==> flow/design.v <==
module Bicubic (
    input CLK,
    input RST,
    input enable,
    input [7:0] input_data,
    output logic [13:0] iaddr,
    output logic ird,
    output logic we,
    output logic [13:0] waddr,
    output logic [7:0] output_data,
    input [6:0] V0,
    input [6:0] H0,
    input [4:0] SW,
    input [4:0] SH,
    input [5:0] TW,
    input [5:0] TH,
    output logic DONE
);
parameter  IDLE=5'd0,PRE_PROCESS=5'd1,DELTA_X=5'd2,DELTA_Y=5'd3,IN16=5'd4,
           JUDGE=5'd5,Y0_ST=5'd6,Y1_ST=5'd7,Y2_ST=5'd8,Y3_ST=5'd9,X_ST=5'd10,
           Y_ST=5'd11,WRITE=5'd12,IN4=5'd13,DONE_ST=5'd14;
reg [4:0] state,next_state,cnt;
reg [6:0] q_x, q_y;
reg [7:0] win [0:15],inter [0:3],out_reg,cal_p_n1,cal_p_0,cal_p_1,
          cal_p_2,cal_result;
reg [17:0] cal_x_fp;
reg [18:0] p_x_delta, p_y_delta;
reg [24:0] p_x, p_y;        
wire x_match, y_match;
wire [24:0] x_add_delta, y_add_delta;
wire x_match_write, y_match_write;
wire x_jump_IN4;
wire [5:0] div_a=(state==DELTA_X)?SW-'d1:SH-'d1;        
wire [23:0] div_a_temp=div_a << 18;         
wire [5:0] div_b=(state==DELTA_X)?TW-'d1:TH-'d1;
wire [23:0] div_result=div_a_temp / div_b; 
assign DONE=state==DONE_ST;
assign ird='b1;
always @(posedge CLK or posedge RST) begin
    if (RST) begin
        state<=IDLE;
        cnt<=5'd0;  
    end
    else begin
        state<=next_state;
        cnt<=(state!=next_state)?5'd0:cnt+5'd1;
    end
end
always @(*) begin
    case (state)
        IDLE:next_state=(enable)?PRE_PROCESS:IDLE;
        PRE_PROCESS:next_state=DELTA_X;
        DELTA_X:next_state=(cnt==5'd5)?DELTA_Y:DELTA_X;
        DELTA_Y:next_state=(cnt==5'd5)?IN16:DELTA_Y;
        IN16:next_state=(cnt==5'd16)?JUDGE:IN16 ;         
        JUDGE:next_state=(x_match && y_match)?WRITE:(y_match)?Y_ST:(x_match)?X_ST:Y0_ST;
        Y0_ST:next_state=Y1_ST;       
        Y1_ST:next_state=Y2_ST;       
        Y2_ST:next_state=Y3_ST;       
        Y3_ST:next_state=X_ST;        
        X_ST:next_state=WRITE;        
        Y_ST:next_state=WRITE;        
        WRITE:next_state=(q_y==TH-1'd1 && q_x==TW-1'd1)?DONE_ST:(q_x==TW-1'd1)?IN16:(x_jump_IN4)?IN4:JUDGE;
        IN4:next_state=(cnt==5'd4)?JUDGE:IN4;         
        DONE_ST:next_state=IDLE;
        default:next_state=IDLE;
    endcase
end 
always @(*) begin
    case (state)
        Y0_ST:begin
            cal_x_fp=p_x[17:0];
            cal_p_n1=win[0];   
            cal_p_0=win[1];  
            cal_p_1=win[2];  
            cal_p_2=win[3];  
        end 
        Y1_ST:begin
            cal_x_fp=p_x[17:0];
            cal_p_n1=win[4];   
            cal_p_0=win[5];  
            cal_p_1=win[6];  
            cal_p_2=win[7];  
        end 
        Y2_ST:begin
            cal_x_fp=p_x[17:0];
            cal_p_n1=win[8];   
            cal_p_0=win[9];  
            cal_p_1=win[10];  
            cal_p_2=win[11];  
        end 
        Y3_ST:begin
            cal_x_fp=p_x[17:0];
            cal_p_n1=win[12];   
            cal_p_0=win[13];  
            cal_p_1=win[14];  
            cal_p_2=win[15];  
        end 
        X_ST:begin
            cal_x_fp=p_y[17:0];
            cal_p_n1=inter[0];  
            cal_p_0=inter[1];
            cal_p_1=inter[2];
            cal_p_2=inter[3];
        end 
        Y_ST:begin
            cal_x_fp=p_x[17:0];
            cal_p_n1=inter[0];  
            cal_p_0=inter[1];
            cal_p_1=inter[2];
            cal_p_2=inter[3];
        end 
        default:begin
            cal_x_fp=p_x[17:0];
            cal_p_n1=18'd0;
            cal_p_0=18'd0;
            cal_p_1=18'd0;
            cal_p_2=18'd0;
        end 
    endcase
end
always @(*) begin
    case (state)
        IN16:begin
            we=1'b0;
            output_data=8'd0;
            waddr=14'd0;
            case (cnt)
               5'd0:iaddr=(((p_x[24:18]-2'd1)<<6)+((p_x[24:18]-2'd1)<<5)+((p_x[24:18]-2'd1)<<2))+((p_y[24:18]-2'd1));
               5'd1:iaddr=(((p_x[24:18]-2'd0)<<6)+((p_x[24:18]-2'd0)<<5)+((p_x[24:18]-2'd0)<<2))+((p_y[24:18]-2'd1));
               5'd2:iaddr=(((p_x[24:18]+2'd1)<<6)+((p_x[24:18]+2'd1)<<5)+((p_x[24:18]+2'd1)<<2))+((p_y[24:18]-2'd1));
               5'd3:iaddr=(((p_x[24:18]+2'd2)<<6)+((p_x[24:18]+2'd2)<<5)+((p_x[24:18]+2'd2)<<2))+((p_y[24:18]-2'd1));
               5'd4:iaddr=(((p_x[24:18]-2'd1)<<6)+((p_x[24:18]-2'd1)<<5)+((p_x[24:18]-2'd1)<<2))+((p_y[24:18]+2'd0));
               5'd5:iaddr=(((p_x[24:18]-2'd0)<<6)+((p_x[24:18]-2'd0)<<5)+((p_x[24:18]-2'd0)<<2))+((p_y[24:18]+2'd0));
               5'd6:iaddr=(((p_x[24:18]+2'd1)<<6)+((p_x[24:18]+2'd1)<<5)+((p_x[24:18]+2'd1)<<2))+((p_y[24:18]+2'd0));
               5'd7:iaddr=(((p_x[24:18]+2'd2)<<6)+((p_x[24:18]+2'd2)<<5)+((p_x[24:18]+2'd2)<<2))+((p_y[24:18]+2'd0));
               5'd8:iaddr=(((p_x[24:18]-2'd1)<<6)+((p_x[24:18]-2'd1)<<5)+((p_x[24:18]-2'd1)<<2))+((p_y[24:18]+2'd1));
               5'd9:iaddr=(((p_x[24:18]-2'd0)<<6)+((p_x[24:18]-2'd0)<<5)+((p_x[24:18]-2'd0)<<2))+((p_y[24:18]+2'd1));
               5'd10:iaddr=(((p_x[24:18]+2'd1)<<6)+((p_x[24:18]+2'd1)<<5)+((p_x[24:18]+2'd1)<<2))+((p_y[24:18]+2'd1));
               5'd11:iaddr=(((p_x[24:18]+2'd2)<<6)+((p_x[24:18]+2'd2)<<5)+((p_x[24:18]+2'd2)<<2))+((p_y[24:18]+2'd1));
               5'd12:iaddr=(((p_x[24:18]-2'd1)<<6)+((p_x[24:18]-2'd1)<<5)+((p_x[24:18]-2'd1)<<2))+((p_y[24:18]+2'd2));
               5'd13:iaddr=(((p_x[24:18]-2'd0)<<6)+((p_x[24:18]-2'd0)<<5)+((p_x[24:18]-2'd0)<<2))+((p_y[24:18]+2'd2));
               5'd14:iaddr=(((p_x[24:18]+2'd1)<<6)+((p_x[24:18]+2'd1)<<5)+((p_x[24:18]+2'd1)<<2))+((p_y[24:18]+2'd2));
               5'd15:iaddr=(((p_x[24:18]+2'd2)<<6)+((p_x[24:18]+2'd2)<<5)+((p_x[24:18]+2'd2)<<2))+((p_y[24:18]+2'd2));
               default:iaddr=14'd0;
            endcase
        end
        IN4:begin
            we=1'b0;
            output_data=8'd0;
            waddr=14'd0;
            case (cnt)
               5'd0:iaddr=(((p_x[24:18]+2'd2)<<6)+((p_x[24:18]+2'd2)<<5)+((p_x[24:18]+2'd2)<<2))+((p_y[24:18]-2'd1));
               5'd1:iaddr=(((p_x[24:18]+2'd2)<<6)+((p_x[24:18]+2'd2)<<5)+((p_x[24:18]+2'd2)<<2))+((p_y[24:18]+2'd0));
               5'd2:iaddr=(((p_x[24:18]+2'd2)<<6)+((p_x[24:18]+2'd2)<<5)+((p_x[24:18]+2'd2)<<2))+((p_y[24:18]+2'd1));
               5'd3:iaddr=(((p_x[24:18]+2'd2)<<6)+((p_x[24:18]+2'd2)<<5)+((p_x[24:18]+2'd2)<<2))+((p_y[24:18]+2'd2));
                default:iaddr=14'd0;
            endcase
        end
        WRITE:begin
            iaddr=14'd0;
            we=1'b1;
            output_data=out_reg;
            waddr=q_x+q_y*TW;
        end
        default:begin
            output_data=8'd0;
            we=1'b0;
            iaddr=14'd0;
            waddr=14'd0;
        end 
    endcase
end
wire signed [12:0] a, b, c, d;   
assign a=- $signed({1'b0,cal_p_n1})+$signed({1'b0,cal_p_0})+$signed({1'b0,cal_p_0,1'b0}) - $signed({1'b0,cal_p_1}) - $signed({1'b0,cal_p_1,1'b0})+$signed({1'b0,cal_p_2});
assign b=$signed({1'b0,cal_p_n1,1'b0}) - $signed({1'b0,cal_p_0}) - $signed({1'b0,cal_p_0,2'b0})+$signed({1'b0,cal_p_1,2'b0}) - $signed({1'b0,cal_p_2});
assign c=- $signed({1'b0,cal_p_n1})+$signed({1'b0,cal_p_1});
assign d=$signed({1'b0,cal_p_0,1'b0});
wire [17:0] x3, x2, x1;      
wire [35:0] x2_temp,x3_temp;
assign x1=cal_x_fp;
assign x2_temp=x1 * cal_x_fp;
assign x2=x2_temp[35:18];
assign x3_temp=x2 * cal_x_fp;
assign x3=x3_temp[35:18];
wire signed [32:0] result_ext, ax, bx, cx, dx;     
assign ax=$signed(a) * $signed({1'b0,x3});
assign bx=$signed(b) * $signed({1'b0,x2});
assign cx=$signed(c) * $signed({1'b0,x1});
assign dx=$signed({d,18'd0});
assign result_ext=$signed(ax)+$signed(bx)+$signed(cx)+$signed(dx);
assign cal_result=(result_ext[32])?8'd0:(result_ext[32:18] >= 15'd511)?8'd255:result_ext[26:19]+result_ext[18];   
assign x_match=(p_x[17:13]==5'd0)||(p_x[17:13]==5'b11111);
assign y_match=(p_y[17:13]==5'd0)||(p_y[17:13]==5'b11111);
assign x_add_delta=p_x+p_x_delta;
assign y_add_delta=p_y+p_y_delta;
assign x_match_write=(x_add_delta[17:13]==5'd0)|| (x_add_delta[17:13]==5'b11111);
assign y_match_write=(y_add_delta[17:13]==5'd0)||(y_add_delta[17:13]==5'b11111);
assign x_jump_IN4=x_match_write||(x_add_delta[24:18] > p_x[24:18]);
integer i1;
always @(posedge CLK or posedge RST) begin
    if (RST) begin
        for (i1=0; i1<16; i1=i1+1) begin
            win[i1]<=8'd0;
        end
        for (i1=0; i1<4; i1=i1+1) begin
            inter[i1]<=8'd0;
        end
        out_reg<=8'd0;
        p_x_delta<=19'd0;
        p_y_delta<=19'd0;
        p_x<=25'd0;
        p_y<=25'd0;
        q_x<=25'd0;
        q_y<=25'd0;
    end
    else begin
        case (state)
            PRE_PROCESS:begin
                p_x<={H0,18'd0};
                p_y<={V0,18'd0};
                q_x<=7'd0;
                q_y<=7'd0;
            end
            DELTA_X:p_x_delta<=div_result;
            DELTA_Y:p_y_delta<=div_result;
            IN16:begin
                case (cnt)
                   5'd1:win[00]<=input_data;
                   5'd2:win[01]<=input_data;
                   5'd3:win[02]<=input_data;
                   5'd4:win[03]<=input_data;
                   5'd5:win[04]<=input_data;
                   5'd6:win[05]<=input_data;
                   5'd7:win[06]<=input_data;
                   5'd8:win[07]<=input_data;
                   5'd9:win[08]<=input_data;
                   5'd10:win[09]<=input_data;
                   5'd11:win[10]<=input_data;
                   5'd12:win[11]<=input_data;
                   5'd13:win[12]<=input_data;
                   5'd14:win[13]<=input_data;
                   5'd15:win[14]<=input_data;
                   5'd16:win[15]<=input_data;
                endcase
            end 
            JUDGE:begin
                if (next_state==WRITE) begin
                    out_reg<=win[5];
                end
                if(next_state==Y_ST) begin
                    inter[0]<=win[4];
                    inter[1]<=win[5];
                    inter[2]<=win[6];
                    inter[3]<=win[7];
                end
                else if(next_state==X_ST) begin
                    inter[0]<=win[1];
                    inter[1]<=win[5];
                    inter[2]<=win[9];
                    inter[3]<=win[13];
                end
            end
            Y0_ST:inter[0]<=cal_result;    
            Y1_ST:inter[1]<=cal_result;
            Y2_ST:inter[2]<=cal_result;
            Y3_ST:inter[3]<=cal_result;
            X_ST:out_reg<=cal_result;
            Y_ST: out_reg<=cal_result;
            WRITE:begin
                if (q_x==(TW-'d1)) begin
                    p_x<={H0,{18'd0}};
                    q_x<='d0;
                    if (y_match_write) begin
                        p_y[24:18]<=y_add_delta[24:18]+y_add_delta[17];
                        p_y[17:0]<=25'd0;                           
                    end
                    else begin
                        p_y<=y_add_delta;
                    end
                    q_y<=q_y+'d1;
                end
                else if (x_jump_IN4) begin
                    if (x_match_write) begin
                        p_x[24:18]<=x_add_delta[24:18]+x_add_delta[17];
                        p_x[17:0]<=25'd0;                           
                    end
                    else begin
                        p_x<=x_add_delta;
                    end
                    q_x<=q_x +'d1;
                end
                else begin
                    p_x<=x_add_delta;
                    q_x<=q_x +'d1;
                end
                if (x_jump_IN4) begin
                    win[00]<=win [01];
                    win[01]<=win [02];
                    win[02]<=win [03];
                    win[04]<=win [05];
                    win[05]<=win [06];
                    win[06]<=win [07];
                    win[08]<=win [09];
                    win[09]<=win [10];
                    win[10]<=win [11];
                    win[12]<=win [13];
                    win[13]<=win [14];
                    win[14]<=win [15];
                end
            end
            IN4:begin
                case (cnt)
                   5'd1:win[03]<=input_data;     
                   5'd2:win[07]<=input_data;
                   5'd3:win[11]<=input_data;
                   5'd4:win[15]<=input_data;
                endcase
            end
        endcase
    end
end
endmodule
Step by step through the tools: Bicubic
What the tools print for Bicubic, step after step.
Lines are those of the file above, counted from 1.
{ "setup": {"top": "Bicubic", "clock": "CLK", "library": "sky130hd", "corner": "tt_025C_1v80"} }

Word-level counts
Source: Yosys, flattened and elaborated. Widths are those after wreduce. Registers that Yosys merges into a memory's read port (data or address) are not register bits. Print and check cells do not count.
{ "bits": {"n_memories": 0, "input_bits": 47, "clocked_rd_ports_x_width": 0, "output_inout_bits": 39, "ram_bits": 0, "romBits": 0, "reg_bits": 279, "latch_bits": 0, "word_cells": 310} }
{ "classes": {"div_mod_pow": 1, "shift": 0, "n_mul": 6, "reduce_logical": 44, "n_logic": 0, "n_cmp": 2, "n_mux": 104, "equal": 65, "addsub": 59} }
{ "ops": {"columns": ["op", "n"], "rows": [
  ["18-bit by 18-bit multiplier with 36-bit output", 2],
  ["13-bit by 19-bit multiplier with 32-bit output", 3],
  ["8-bit case mux with 2-bit select", 21],
  ["8-bit 2-to-1 mux", 40],
  ["14-bit case mux with 16-bit select", 1],
  ["14-bit adder", 14],
  ["8-bit case mux with 5-bit select", 4],
  ["24-bit by 6-bit divider with 24-bit output", 1],
  ["18-bit 2-to-1 mux", 6],
  ["7-bit by 6-bit multiplier with 13-bit output", 1],
  ["18-bit case mux with 2-bit select", 2],
  ["14-bit by 7-bit adder with 14-bit output", 4],
  ["14-bit case mux with 4-bit select", 1],
  ["7-bit case mux with 2-bit select", 4],
  ["4-bit case mux with 13-bit select", 1],
  ["25-bit by 19-bit adder with 25-bit output", 2],
  ["7-bit 2-to-1 mux", 7],
  ["3-bit AND reduction", 16],
  ["2-bit inequality test (second input constant)", 23],
  ["4-bit equality test (second input constant)", 10],
  ["5-bit by 4-bit equality test with 1-bit output (second input constant)", 8],
  ["13-bit by 9-bit adder with 13-bit output", 3],
  ["32-bit by 32-bit adder with 33-bit output", 1],
  ["33-bit by 28-bit adder with 33-bit output", 1],
  ["33-bit by 32-bit adder with 33-bit output", 1],
  ["7-bit by 32-bit equality test with 1-bit output", 1],
  ["5-bit zero test", 6],
  ["14-bit by 10-bit adder with 14-bit output", 2]
]} }
Not listed: further kinds 45, cells in them 95.

Longest topological paths
Yosys ltp: most cells in a row. Word level: on the elaborated netlist, between registers, memories and ports. Mapped: between sequential cells and ports; inverters and the memories' decode and read muxes count.
{ "logic_depth": {"ltp_word": 17, "ABC_AREA": 0, "ltp_mapped": 281, "ltp_nobuf": 252} }

Synthesis result
The flow's flattened synthesis, as Yosys stat reports it; memories are mapped. The netlist is that of the ABC_AREA named above (0 if unset); the other value can give another one.
Totals and module areas in this step are rounded.
{ "mapped": {"mapped_cells": 9459, "flip_flops": 279, "buffers": 373, "area_um2": 79060, "seq_area_um2": 6982} }
{ "by_type": {"columns": ["cell_type", "n", "type_area_um2"], "rows": [
  ["sky130_fd_sc_hd__fa_1", 1220, 2.44E+04],
  ["sky130_fd_sc_hd__ha_1", 814, 1.02E+04],
  ["sky130_fd_sc_hd__dfrtp_1", 279, 6.98E+03],
  ["sky130_fd_sc_hd__inv_1", 1624, 6.1E+03],
  ["sky130_fd_sc_hd__nand2_1", 1112, 4.17E+03],
  ["sky130_fd_sc_hd__a21oi_1", 622, 3.11E+03],
  ["sky130_fd_sc_hd__nor2_1", 808, 3.03E+03],
  ["sky130_fd_sc_hd__xnor2_1", 316, 2.77E+03],
  ["sky130_fd_sc_hd__xor2_1", 141, 1.23E+03],
  ["sky130_fd_sc_hd__o21ai_0", 243, 1.22E+03],
  ["sky130_fd_sc_hd__clkbuf_1", 321, 1.2E+03],
  ["sky130_fd_sc_hd__and2_1", 179, 1.12E+03],
  ["sky130_fd_sc_hd__mux2_2", 89, 1E+03],
  ["sky130_fd_sc_hd__mux2i_1", 93, 930.893],
  ["sky130_fd_sc_hd__o21bai_1", 109, 818.285],
  ["sky130_fd_sc_hd__nand2b_1", 110, 688.16],
  ["sky130_fd_sc_hd__a21o_1", 91, 683.155],
  ["sky130_fd_sc_hd__nor3_1", 123, 615.59]
]} }
Not listed: further types 107, cells in them 1165.

Path before layout
Path of least setup slack by OpenSTA after synthesis, without wires, with an ideal clock, recovery checks aside; 20% of the period is set as input and as output delay. Where synthesis merged equal registers, the netlist keeps one of their names.
{ "synth_timing": {"path_kind": "input to register", "startpoint": "in TW[0]", "endpoint": "reg p_y_delta[0]", "t_arrival_ns": 63.443, "in_delay_ns": 12.000, "setup_time_ns": 0.151, "t_required_ns": 59.849, "t_first_pin_ns": 12.000, "n_path_buf": 29, "path_stages": 274, "slack_ns": -3.594, "tclk_ns": 60.0, "delay_ns": 51.594, "period_less_setup_slack_ns": 63.594} }
"delay_ns" is the arrival time less input delay plus setup time.
"path_stages": output pins that drive a net of the path, with the launching flip-flop's if there is one; two outputs of one cell count as two.
"period_less_setup_slack_ns" is the clock period less the worst setup slack; recovery checks do not enter. This is arithmetic on one report: input and output delays are still those of the set period (20% each).
Between the ends stands the longest chain of elaborated cells between them, by number of cells; it is not shown to be the way that was timed. Of several equally long chains one is given.
A line is the first line of the expression or statement that the cell stems from. Yosys adds cells for indexed reads and writes and turns some case tables into memories.
{ "synth_via": {"path_cell_list": "sky130_fd_sc_hd__clkbuf_1 > sky130_fd_sc_hd__inv_1 > sky130_fd_sc_hd__nor2_1 > sky130_fd_sc_hd__a21oi_4 > sky130_fd_sc_hd__inv_2 > sky130_fd_sc_hd__clkbuf_1 > sky130_fd_sc_hd__clkbuf_1 > sky130_fd_sc_hd__clkbuf_1 > sky130_fd_sc_hd__clkbuf_1 > sky130_fd_sc_hd__buf_1 > sky130_fd_sc_hd__clkbuf_1 > sky130_fd_sc_hd__ha_1 > sky130_fd_sc_hd__o211a_1 > sky130_fd_sc_hd__a21oi_1 > sky130_fd_sc_hd__ha_1 > sky130_fd_sc_hd__nand2_1 > sky130_fd_sc_hd__a21oi_1 > sky130_fd_sc_hd__a311oi_2 > [238 not listed] > sky130_fd_sc_hd__o21a_1 > sky130_fd_sc_hd__o21ai_0 > sky130_fd_sc_hd__nand2b_1 > sky130_fd_sc_hd__a21oi_1 > sky130_fd_sc_hd__nand2b_1 > sky130_fd_sc_hd__a2111oi_4 > sky130_fd_sc_hd__and3_1 > sky130_fd_sc_hd__nand4_1 > sky130_fd_sc_hd__clkbuf_1 > sky130_fd_sc_hd__nor2_1 > sky130_fd_sc_hd__a21oi_1 > sky130_fd_sc_hd__ha_1 > sky130_fd_sc_hd__a21oi_1 > sky130_fd_sc_hd__o311ai_0 > sky130_fd_sc_hd__a2111oi_2 > sky130_fd_sc_hd__o2111a_1 > sky130_fd_sc_hd__o2111a_1 > sky130_fd_sc_hd__a41oi_1", "elab_chain_len": 3, "cells_between": 3, "classes_between": "add/sub (1); div (1); mux (1)"} }
{ "synth_lines": {"columns": ["element", "line_no", "rtl"], "rows": [
  ["from (decl)", 15, "input [5:0] TW,"],
  ["6-bit by 1-bit subtractor with 7-bit output", 35, "wire [5:0] div_b=(state==DELTA_X)?TW-'d1:TH-'d1;"],
  ["6-bit 2-to-1 mux", 35, null],
  ["24-bit by 6-bit divider with 24-bit output", 36, "wire [23:0] div_result=div_a_temp / div_b;"],
  ["to (assign)", 211, "p_y_delta<=19'd0;"],
  ["to (assign)", 226, "DELTA_Y:p_y_delta<=div_result;"],
  ["to (decl)", 27, "reg [18:0] p_x_delta, p_y_delta;"]
]} }

Path in the finished layout
Path of least setup slack in the final report of flow run 1 (OpenROAD, finished layout, wires in). Where an end is a register, its clock arrival counts in the times.
{ "layout_timing": {"path_kind": "input to register", "startpoint": "in TW[0]", "endpoint": "reg p_x_delta[0]", "in_delay_ns": 11.56, "t_first_pin_ns": 11.56, "t_arrival_ns": 55.92, "n_path_buf": 13, "t_required_ns": 58.22, "path_stages": 246, "tclk_ns": 57.8, "setup_time_ns": 0.15, "slack_ns": 2.30} }
Between the ends stands the longest chain of elaborated cells between them, by number of cells; it is not shown to be the way that was timed. Of several equally long chains one is given.
{ "layout_via": {"path_cell_list": "sky130_fd_sc_hd__clkdlybuf4s50_1 > sky130_fd_sc_hd__inv_1 > sky130_fd_sc_hd__ha_2 > sky130_fd_sc_hd__or3b_2 > sky130_fd_sc_hd__o2bb2ai_4 > sky130_fd_sc_hd__o21a_4 > sky130_fd_sc_hd__o211ai_1 > sky130_fd_sc_hd__a21oi_1 > sky130_fd_sc_hd__ha_2 > sky130_fd_sc_hd__nand2_1 > sky130_fd_sc_hd__a21oi_1 > sky130_fd_sc_hd__a311oi_2 > sky130_fd_sc_hd__o21ai_2 > sky130_fd_sc_hd__a221oi_2 > sky130_fd_sc_hd__or2_4 > sky130_fd_sc_hd__ha_1 > sky130_fd_sc_hd__o211a_1 > sky130_fd_sc_hd__a211oi_2 > [210 not listed] > sky130_fd_sc_hd__o21ai_2 > sky130_fd_sc_hd__nand2b_1 > sky130_fd_sc_hd__a21oi_2 > sky130_fd_sc_hd__nand2b_1 > sky130_fd_sc_hd__a2111oi_4 > sky130_fd_sc_hd__and3_4 > sky130_fd_sc_hd__nand4_1 > sky130_fd_sc_hd__buf_6 > sky130_fd_sc_hd__buf_4 > sky130_fd_sc_hd__nand2b_1 > sky130_fd_sc_hd__o21ai_1 > sky130_fd_sc_hd__mux2i_1 > sky130_fd_sc_hd__ha_1 > sky130_fd_sc_hd__a21o_1 > sky130_fd_sc_hd__a21o_1 > sky130_fd_sc_hd__o2111ai_1 > sky130_fd_sc_hd__o2111a_1 > sky130_fd_sc_hd__a41oi_1", "elab_chain_len": 3, "cells_between": 3, "classes_between": "add/sub (1); div (1); mux (1)"} }
{ "layout_lines": {"columns": ["element", "line_no", "rtl"], "rows": [
  ["from (decl)", 15, "input [5:0] TW,"],
  ["6-bit by 1-bit subtractor with 7-bit output", 35, "wire [5:0] div_b=(state==DELTA_X)?TW-'d1:TH-'d1;"],
  ["6-bit 2-to-1 mux", 35, null],
  ["24-bit by 6-bit divider with 24-bit output", 36, "wire [23:0] div_result=div_a_temp / div_b;"],
  ["to (assign)", 210, "p_x_delta<=19'd0;"],
  ["to (assign)", 225, "DELTA_X:p_x_delta<=div_result;"],
  ["to (decl)", 27, "reg [18:0] p_x_delta, p_y_delta;"]
]} }

Subject: flow runs of Bicubic

Hi,

Stored flow runs of Bicubic (2 of them; Yosys, OpenROAD, sky130hd). They differ in their settings and are not a sequence. Constraints: input delay and output delay 20% of the set period each, output load 0.01 pF.
"achieved_period_ns" = clock period - worst setup slack. The figure is calculated, with input and output delays left at 20% of the set period.
By "worst_path_allowed_less_slack_ns" is meant the share of the clock period that the worst setup path is allowed (20% is reserved at inputs, 20% at outputs), minus its slack. Clock arrival times at its registers enter into it.
Results are given in rounded form.
[
  {
    "run": "flow run 1",
    "settings": { "CORE_UTILIZATION": 40, "period_ns": 57.8, "CAP_MARGIN": 20, "CORE_MARGIN": 2, "SLEW_MARGIN": 20 },
    "results": { "timing.setup.ws_ns": 2.304, "cell_area_final_um2": 86750, "die_um2": 201200, "achieved_period_ns": 55.496, "final_hold_ws_ns": 0.493, "layout_utilization_frac": 0.441, "timing.setup.tns_ns": 0.000, "yosys_chip_area_um2": 79060, "worst_path_allowed_less_slack_ns": 43.94, "critical_path_type": "input to register" }
  },
  {
    "run": "flow run 2",
    "settings": { "CAP_MARGIN": 30, "CELL_PAD_IN_SITES_DETAIL_PLACEMENT": 2, "CORE_ASPECT_RATIO": 0.58, "CORE_MARGIN": 8, "CORE_UTILIZATION": 55, "CTS_CLUSTER_DIAMETER": 335, "CTS_CLUSTER_SIZE": 45, "GPL_TIMING_DRIVEN": 0, "HOLD_SLACK_MARGIN": 0.29, "MAX_ROUTING_LAYER": "met4", "PLACE_DENSITY": 0.55, "SETUP_SLACK_MARGIN": 5.0, "period_ns": 102.0, "SLEW_MARGIN": 20 },
    "outcome": "incomplete, placement halted on DPL-0033"
  }
]

Regards
